==> flow/design.v <==
module APB_INT_Count#(
    parameter DATA_WIDTH = 32,
    parameter ADDR_WIDTH = 16
) 
(
    input  wire                     PCLK,         
    input  wire                     PRESETn,      
    input  wire                     PSEL,         
    input  wire                     PENABLE,      
    input  wire                     PWRITE,       
    input  wire [ADDR_WIDTH-1:0]    PADDR,        
    input  wire [DATA_WIDTH-1:0]    PWDATA,       
    output reg  [DATA_WIDTH-1:0]    PRDATA,       
    output reg                      PREADY,       
    output reg                      PSLVERR,      
    output  wire                    linux_irq,    
    output  wire                    lim_irq,      
    output  wire                    itim_irq,     
    input  wire                     linux_ack,    
    input  wire                     lim_ack,      
    input  wire                     itim_ack      
);
    reg [DATA_WIDTH-1:0] control_regs[0:3];           
    reg [DATA_WIDTH-1:0] linux_count[0:9];            
    reg [DATA_WIDTH-1:0] lim_count[0:9];              
    reg [DATA_WIDTH-1:0] itim_count[0:9];             
    reg invalid_access;   
    always @(posedge PCLK) begin
        if (!PRESETn) begin
            integer x;
            for (x = 0; x < 10; x = x + 1) begin
                linux_count[x] <= {DATA_WIDTH{1'b0}};
            end
        end else if (PSEL && PENABLE && PWRITE && (PADDR == 16'h0010)) begin
            linux_count[0] <= PWDATA;   
        end else if (linux_irq) begin
            linux_count[0] <= linux_count[0] + 1;
        end else if (linux_ack) begin
            integer j;
            for (j = 9; j > 0; j = j - 1) begin
                linux_count[j] <= linux_count[j-1];
            end
            linux_count[0] <= 0;
        end
    end
    always @(posedge PCLK) begin
        if (!PRESETn) begin
            integer y;
            for (y = 0; y < 10; y = y + 1) begin
                lim_count[y] <= {DATA_WIDTH{1'b0}};
            end
        end else if (PSEL && PENABLE && PWRITE && (PADDR == 16'h0040)) begin
            lim_count[0] <= PWDATA;   
        end else if (lim_irq) begin
            lim_count [0] <= lim_count[0] + 1;
        end else if (lim_ack) begin
            integer k;
            for (k = 9; k > 0; k = k - 1) begin 
                lim_count[k] <= lim_count[k-1];
            end
            lim_count[0] <= 0;
        end
    end
    always @(posedge PCLK) begin
        if (!PRESETn) begin
            integer z;
            for (z = 0; z < 10; z = z + 1) begin
                itim_count[z] <= {DATA_WIDTH{1'b0}};
            end
        end else if (PSEL && PENABLE && PWRITE && (PADDR == 16'h0080)) begin
            itim_count[0] <= PWDATA;   
        end else if (itim_irq) begin
            itim_count [0] <= itim_count[0] + 1;
        end else if (itim_ack) begin
            integer l;
            for (l = 9; l > 0; l = l - 1) begin
                itim_count[l] <= itim_count[l-1];
            end
            itim_count[0] <= 0;
        end
    end 
    localparam [31:0] VERSION = 32'h0000_0001;  
    assign linux_irq = control_regs[1][0];
    assign lim_irq = control_regs[2][0];
    assign itim_irq = control_regs[3][0];
    always @(posedge PCLK or negedge PRESETn) begin
        if (!PRESETn) begin
            integer i;
            for (i = 1; i < 4; i = i + 1) control_regs[i] <= {DATA_WIDTH{1'b0}};
            PREADY <= 1'b0;
            PRDATA <= {DATA_WIDTH{1'b0}};
            PSLVERR <= 1'b0;
            invalid_access <= 1'b0;
        end else begin
            PREADY <= 1'b1;
            PSLVERR <= 1'b0;
            if (linux_ack) begin
                control_regs[1][0] <= 0;
            end
            if (lim_ack) begin
                control_regs[2][0] <= 0;
            end            
            if (itim_ack) begin
                control_regs[3][0] <= 0;
            end
            invalid_access <= 1'b0;
            if (PSEL && PENABLE) begin
                if (PWRITE) begin  
                    case (PADDR)
                        16'h0000, 16'h0004, 16'h0008, 16'h000C:
                            control_regs[(PADDR >> 2)] <= PWDATA;
                        16'h0010, 16'h0040, 16'h0080: ;  
                        default: begin
                            invalid_access <= 1'b1;   
                        end
                    endcase
                end else begin
                    case (PADDR)
                        16'h0000: PRDATA <= VERSION;
                        16'h0004, 16'h0008, 16'h000C: PRDATA <= control_regs[(PADDR >> 2)];
                        16'h0010: PRDATA <= linux_count[0];
                        16'h0014: PRDATA <= linux_count[1];
                        16'h0018: PRDATA <= linux_count[2];
                        16'h001C: PRDATA <= linux_count[3];
                        16'h0020: PRDATA <= linux_count[4];
                        16'h0024: PRDATA <= linux_count[5];
                        16'h0028: PRDATA <= linux_count[6];
                        16'h002C: PRDATA <= linux_count[7];
                        16'h0030: PRDATA <= linux_count[8];
                        16'h0034: PRDATA <= linux_count[9];
                        16'h0040: PRDATA <= lim_count[0];
                        16'h0044: PRDATA <= lim_count[1];
                        16'h0048: PRDATA <= lim_count[2];
                        16'h004C: PRDATA <= lim_count[3];
                        16'h0050: PRDATA <= lim_count[4];
                        16'h0054: PRDATA <= lim_count[5];
                        16'h0058: PRDATA <= lim_count[6];
                        16'h005C: PRDATA <= lim_count[7];
                        16'h0060: PRDATA <= lim_count[8];
                        16'h0064: PRDATA <= lim_count[9];
                        16'h0080: PRDATA <= itim_count[0];
                        16'h0084: PRDATA <= itim_count[1];
                        16'h0088: PRDATA <= itim_count[2];
                        16'h008C: PRDATA <= itim_count[3];
                        16'h0090: PRDATA <= itim_count[4];
                        16'h0094: PRDATA <= itim_count[5];
                        16'h0098: PRDATA <= itim_count[6];
                        16'h009C: PRDATA <= itim_count[7];
                        16'h00A0: PRDATA <= itim_count[8];
                        16'h00A4: PRDATA <= itim_count[9];
                        default: begin
                            PRDATA <= {DATA_WIDTH{1'b0}};   
                            invalid_access <= 1'b1;         
                        end
                    endcase
                end 
                if (invalid_access) begin
                    PSLVERR <= 1'b1;
                    PREADY <= 1'b0;   
                end else begin
                    PSLVERR <= 1'b0;
                    PREADY <= 1'b1;   
                end
            end else begin
                    PREADY <= 1'b0;   
            end
        end
    end
endmodule
# Tool chain data of APB_INT_Count

Tool output for the design above, in the order of the flow.
Line numbers count from 1 in the design file above.
Cell names lack the library's common part.
Not given: n/a

Top: APB_INT_Count
Clock port: PCLK
Cell library: sky130hd
Library corner: tt_025C_1v80

# Elaborated design

Counts by Yosys on the flattened word-level netlist (proc, flatten, opt, wreduce). Print and check cells are left out. Cells with the same type and inputs are merged into one.

Cells after elaboration: 143
Input bits: 56
Flip-flop bits (word level): 1,123
Output and inout bits: 37

Equality and inequality tests: 36
Add/subtract/negate cells: 3
Bitwise logic cells: 7
Reduce/logical cells: 22
Mux-type cells: 34

Operators by type and width:

| kind                                            | count |
| parallel mux 32 bit (select 32 bit)             | 1 |
| two-way mux 32 bit                              | 9 |
| == test 16 x 7 -> 1 bit (second input constant) | 10 |
| == test 16 x 8 -> 1 bit (second input constant) | 10 |
| parallel mux 32 bit (select 4 bit)              | 1 |
| == test 16 x 6 -> 1 bit (second input constant) | 6 |
| adder 32 x 1 -> 32 bit (second input constant)  | 3 |
| == test 16 x 5 -> 1 bit (second input constant) | 4 |
| OR reduction 34 bit                             | 1 |
| == test 16 x 4 -> 1 bit (second input constant) | 2 |
| two-way mux 1 bit                               | 23 |
| == test 16 x 3 -> 1 bit (second input constant) | 1 |
| logical NOT 16 bit                              | 1 |
| AND reduction 4 bit                             | 3 |
| AND reduction 3 bit                             | 3 |
| nonzero test 3 bit                              | 3 |
| NOT 1 bit                                       | 7 |
| OR reduction 7 bit                              | 1 |
| logical AND 1 bit                               | 5 |
| AND reduction 5 bit                             | 1 |
| == test 2 bit (second input constant)           | 2 |
| OR reduction 4 bit                              | 1 |
| OR reduction 3 bit                              | 1 |
| == test 2 x 1 -> 1 bit (second input constant)  | 1 |
| logical NOT 2 bit                               | 1 |
| AND reduction 2 bit                             | 1 |

# Depth

Longest topological path by Yosys (ltp), each cell counted once; first at word level (registers and memories cut), then after technology mapping (sequential cells cut; the memories' decode and read muxes count).

Depth after elaboration: 5
ABC_AREA: 0
Mapped depth: 12
Depth with buffers taken out: 8

# Netlist

Source: synth_stat.txt of the flow (Yosys; design flattened, memories mapped). It holds for the ABC_AREA given above (unset counts as 0); a run with the other value may have another netlist.
Totals and module areas in this step are rounded.

Chip area (Yosys): 47,000 um^2
Buffers: 500
Sequential area: 22,000 um^2
Mapped flip-flops: 1,091
Mapped cells: 5,902

Cell types:

| type     | count | total area (um^2) |
| dfxtp_1  | 960   | 1.92E+04 |
| nand2_1  | 1,948 | 7.31E+03 |
| a21oi_1  | 974   | 4.87E+03 |
| dfrtp_1  | 131   | 3.28E+03 |
| a22oi_1  | 244   | 1.83E+03 |
| mux2_2   | 95    | 1.07E+03 |
| buf_2    | 210   | 1.05E+03 |
| clkbuf_1 | 252   | 945.907 |
| a22o_1   | 82    | 718.189 |
| a221oi_1 | 74    | 648.122 |
| o21ai_0  | 119   | 595.571 |
| nand3_1  | 95    | 475.456 |
| a222oi_1 | 44    | 440.422 |
| nor2_1   | 110   | 412.896 |
| nand4_1  | 60    | 375.36 |
| mux2i_1  | 36    | 360.346 |
| nor4_2   | 23    | 287.776 |
| nor4_1   | 45    | 281.52 |

Not listed: further types 64, cells in them 400.

# Path before layout

OpenSTA on the mapped netlist: ideal clock, no wires. The path of least setup slack (recovery checks aside). Input and output delay are each 20% of the period. Register names are those of the netlist, which keeps one name where synthesis merged equal registers.

Kind: input to register
Start point: input PADDR[0]
End point: register itim_count[8][10]
Input delay: 2.000 ns
Launch time at the first pin: 2.000 ns
Stages: 11
Path buffers: 5
Library setup time: 0.132 ns
Path slack: 5.656 ns
Arrival: 4.212 ns
Required time: 9.868 ns
Delay of the path: 2.344 ns
Clock period: 10.0 ns
Synthesis period reached: 4.344 ns

"delay of the path" is the arrival time less input delay plus setup time.
"stages" counts driving pins, that of a launching flip-flop among them; a cell with two outputs on the path counts twice.
"synthesis period reached" is the clock period less the worst setup slack; recovery checks do not enter. This is arithmetic on one report: input and output delays are still those of the set period (20% each).
The rows between start and end are the longest chain of elaborated cells between them; the timing report does not say that the signal goes this way. Where chains are equally long, one stands for them.
Each line given opens the expression or statement behind the cell; cells for indexed reads and writes are added by Yosys, which also makes memories of some case tables.

Cell sequence: clkbuf_1 > or4_1 > buf_2 > or3_1 > buf_2 > nor3_4 > nor2_2 > buf_2 > buf_2 > nand2_1 > a21oi_1
Length of the longest elaborated chain: 4
Elaborated cells on any way between the ends: 4
Those cells by class: 1 x eq/ne; 1 x logic; 2 x reduce/logical

Ends and longest elaborated chain, post-synthesis:

| what                    | line | RTL |
| start: declaration      | 11   | `input  wire [ADDR_WIDTH-1:0]    PADDR,` |
| == test 16 x 8 -> 1 bit | 70   | `end else if (PSEL && PENABLE && PWRITE && (PADDR == 16'h0080)) begin` |
| logical AND 1 bit       | 70   |  |
| NOT 1 bit               | n/a  |  |
| AND reduction 3 bit     | n/a  |  |
| end: assignment         | 68   | `itim_count[z] <= {DATA_WIDTH{1'b0}};` |
| end: assignment         | 77   | `itim_count[l] <= itim_count[l-1];` |
| end: declaration        | 26   | `reg [DATA_WIDTH-1:0] itim_count[0:9];` |

# Timing after layout

Path of least setup slack in the final report of stored run 2 (OpenROAD, finished layout, wires in). Where an end is a register, its clock arrival counts in the times.

Kind: input to register
Start point: input PADDR[5]
End point: register linux_count[2][26]
Required time: 10.60 ns
Path buffers: 4
Library setup time: 0.09 ns
Input delay: 2.00 ns
Launch time at the first pin: 2.00 ns
Arrival: 7.20 ns
Path slack: 3.41 ns
Stages: 10
Clock period: 10.0 ns

The rows between start and end are the longest chain of elaborated cells between them; the timing report does not say that the signal goes this way. Where chains are equally long, one stands for them.

Cell sequence: clkdlybuf4s50_1 > or4b_1 > nor4_4 > nand2_1 > buf_4 > nand3_4 > buf_4 > buf_4 > nand2_1 > a21oi_1
Length of the longest elaborated chain: 4
Elaborated cells on any way between the ends: 4
Those cells by class: 1 x eq/ne; 1 x logic; 2 x reduce/logical

Ends and longest elaborated chain, post-layout:

| what                    | line | RTL |
| start: declaration      | 11   | `input  wire [ADDR_WIDTH-1:0]    PADDR,` |
| == test 16 x 5 -> 1 bit | 34   | `end else if (PSEL && PENABLE && PWRITE && (PADDR == 16'h0010)) begin` |
| logical AND 1 bit       | 34   |  |
| NOT 1 bit               | n/a  |  |
| AND reduction 3 bit     | n/a  |  |
| end: assignment         | 32   | `linux_count[x] <= {DATA_WIDTH{1'b0}};` |
| end: assignment         | 41   | `linux_count[j] <= linux_count[j-1];` |
| end: declaration        | 24   | `reg [DATA_WIDTH-1:0] linux_count[0:9];` |

Measured results for APB_INT_Count: 4 stored runs of the Yosys and OpenROAD flow on sky130hd. The settings differ; the order carries no meaning. The constraints put input and output delay at 20% of the set period each and load the outputs with 0.01 pF.
"period achieved": clock period set for the run, less the worst setup slack. It is reckoned from that one timing run; input and output delays stay at 20% of the period that was set.
"power consumption" rests on the timing tool's default activity at the inputs, not on a simulated workload.
Values from the reports are rounded here.
Among the settings, - means not set for that run.
A result given as - is not shown for that run.

| name                                          | stored run 1 | stored run 2 | stored run 3 | stored run 4 |
| ABC_AREA                                      | 1            | -            | 0            | -            |
| CAP_MARGIN                                    | 15           | 20           | 10           | 20           |
| CELL_PAD_IN_SITES_DETAIL_PLACEMENT            | 2            | -            | 2            | -            |
| CORE_ASPECT_RATIO                             | 1.01         | -            | 0.72         | -            |
| CORE_MARGIN                                   | 9            | 2            | 4            | 2            |
| CORE_UTILIZATION                              | 51           | 40           | 26           | 40           |
| CTS_CLUSTER_DIAMETER                          | 127          | -            | 317          | -            |
| CTS_CLUSTER_SIZE                              | 95           | -            | 30           | -            |
| GPL_ROUTABILITY_DRIVEN                        | 0            | -            | 1            | -            |
| GPL_TIMING_DRIVEN                             | 0            | -            | 1            | -            |
| MIN_ROUTING_LAYER                             | met2         | -            | met2         | -            |
| PLACE_DENSITY                                 | 0.51         | -            | -            | -            |
| SETUP_SLACK_MARGIN                            | 0.45         | -            | -            | -            |
| SLEW_MARGIN                                   | 0            | 20           | 15           | 20           |
| period_ns                                     | 7.14         | 10.0         | 7.61         | 6.76         |
| PLACE_DENSITY_LB_ADDON                        | -            | -            | 0.05         | -            |
| TNS_END_PERCENT                               | -            | -            | 60           | -            |
| standard-cell area of the final layout (um^2) | -            | 53,000       | 52,000       | 53,000       |
| smallest setup slack (ns)                     | -            | 3.4          | 2.2          | 1.8          |
| die footprint (um^2)                          | -            | 120,000      | 190,000      | 120,000      |
| power consumption (W)                         | -            | 0.009        | 0.0097       | 0.013        |
| synthesis area (um^2)                         | -            | 47,000       | 47,000       | 47,000       |
| worst hold slack (ns)                         | -            | 0.42         | 0.44         | 0.42         |
| period achieved (ns)                          | -            | 6.594        | 5.443        | 4.949        |

Stored run 1: no results, placement failed with DPL-0033
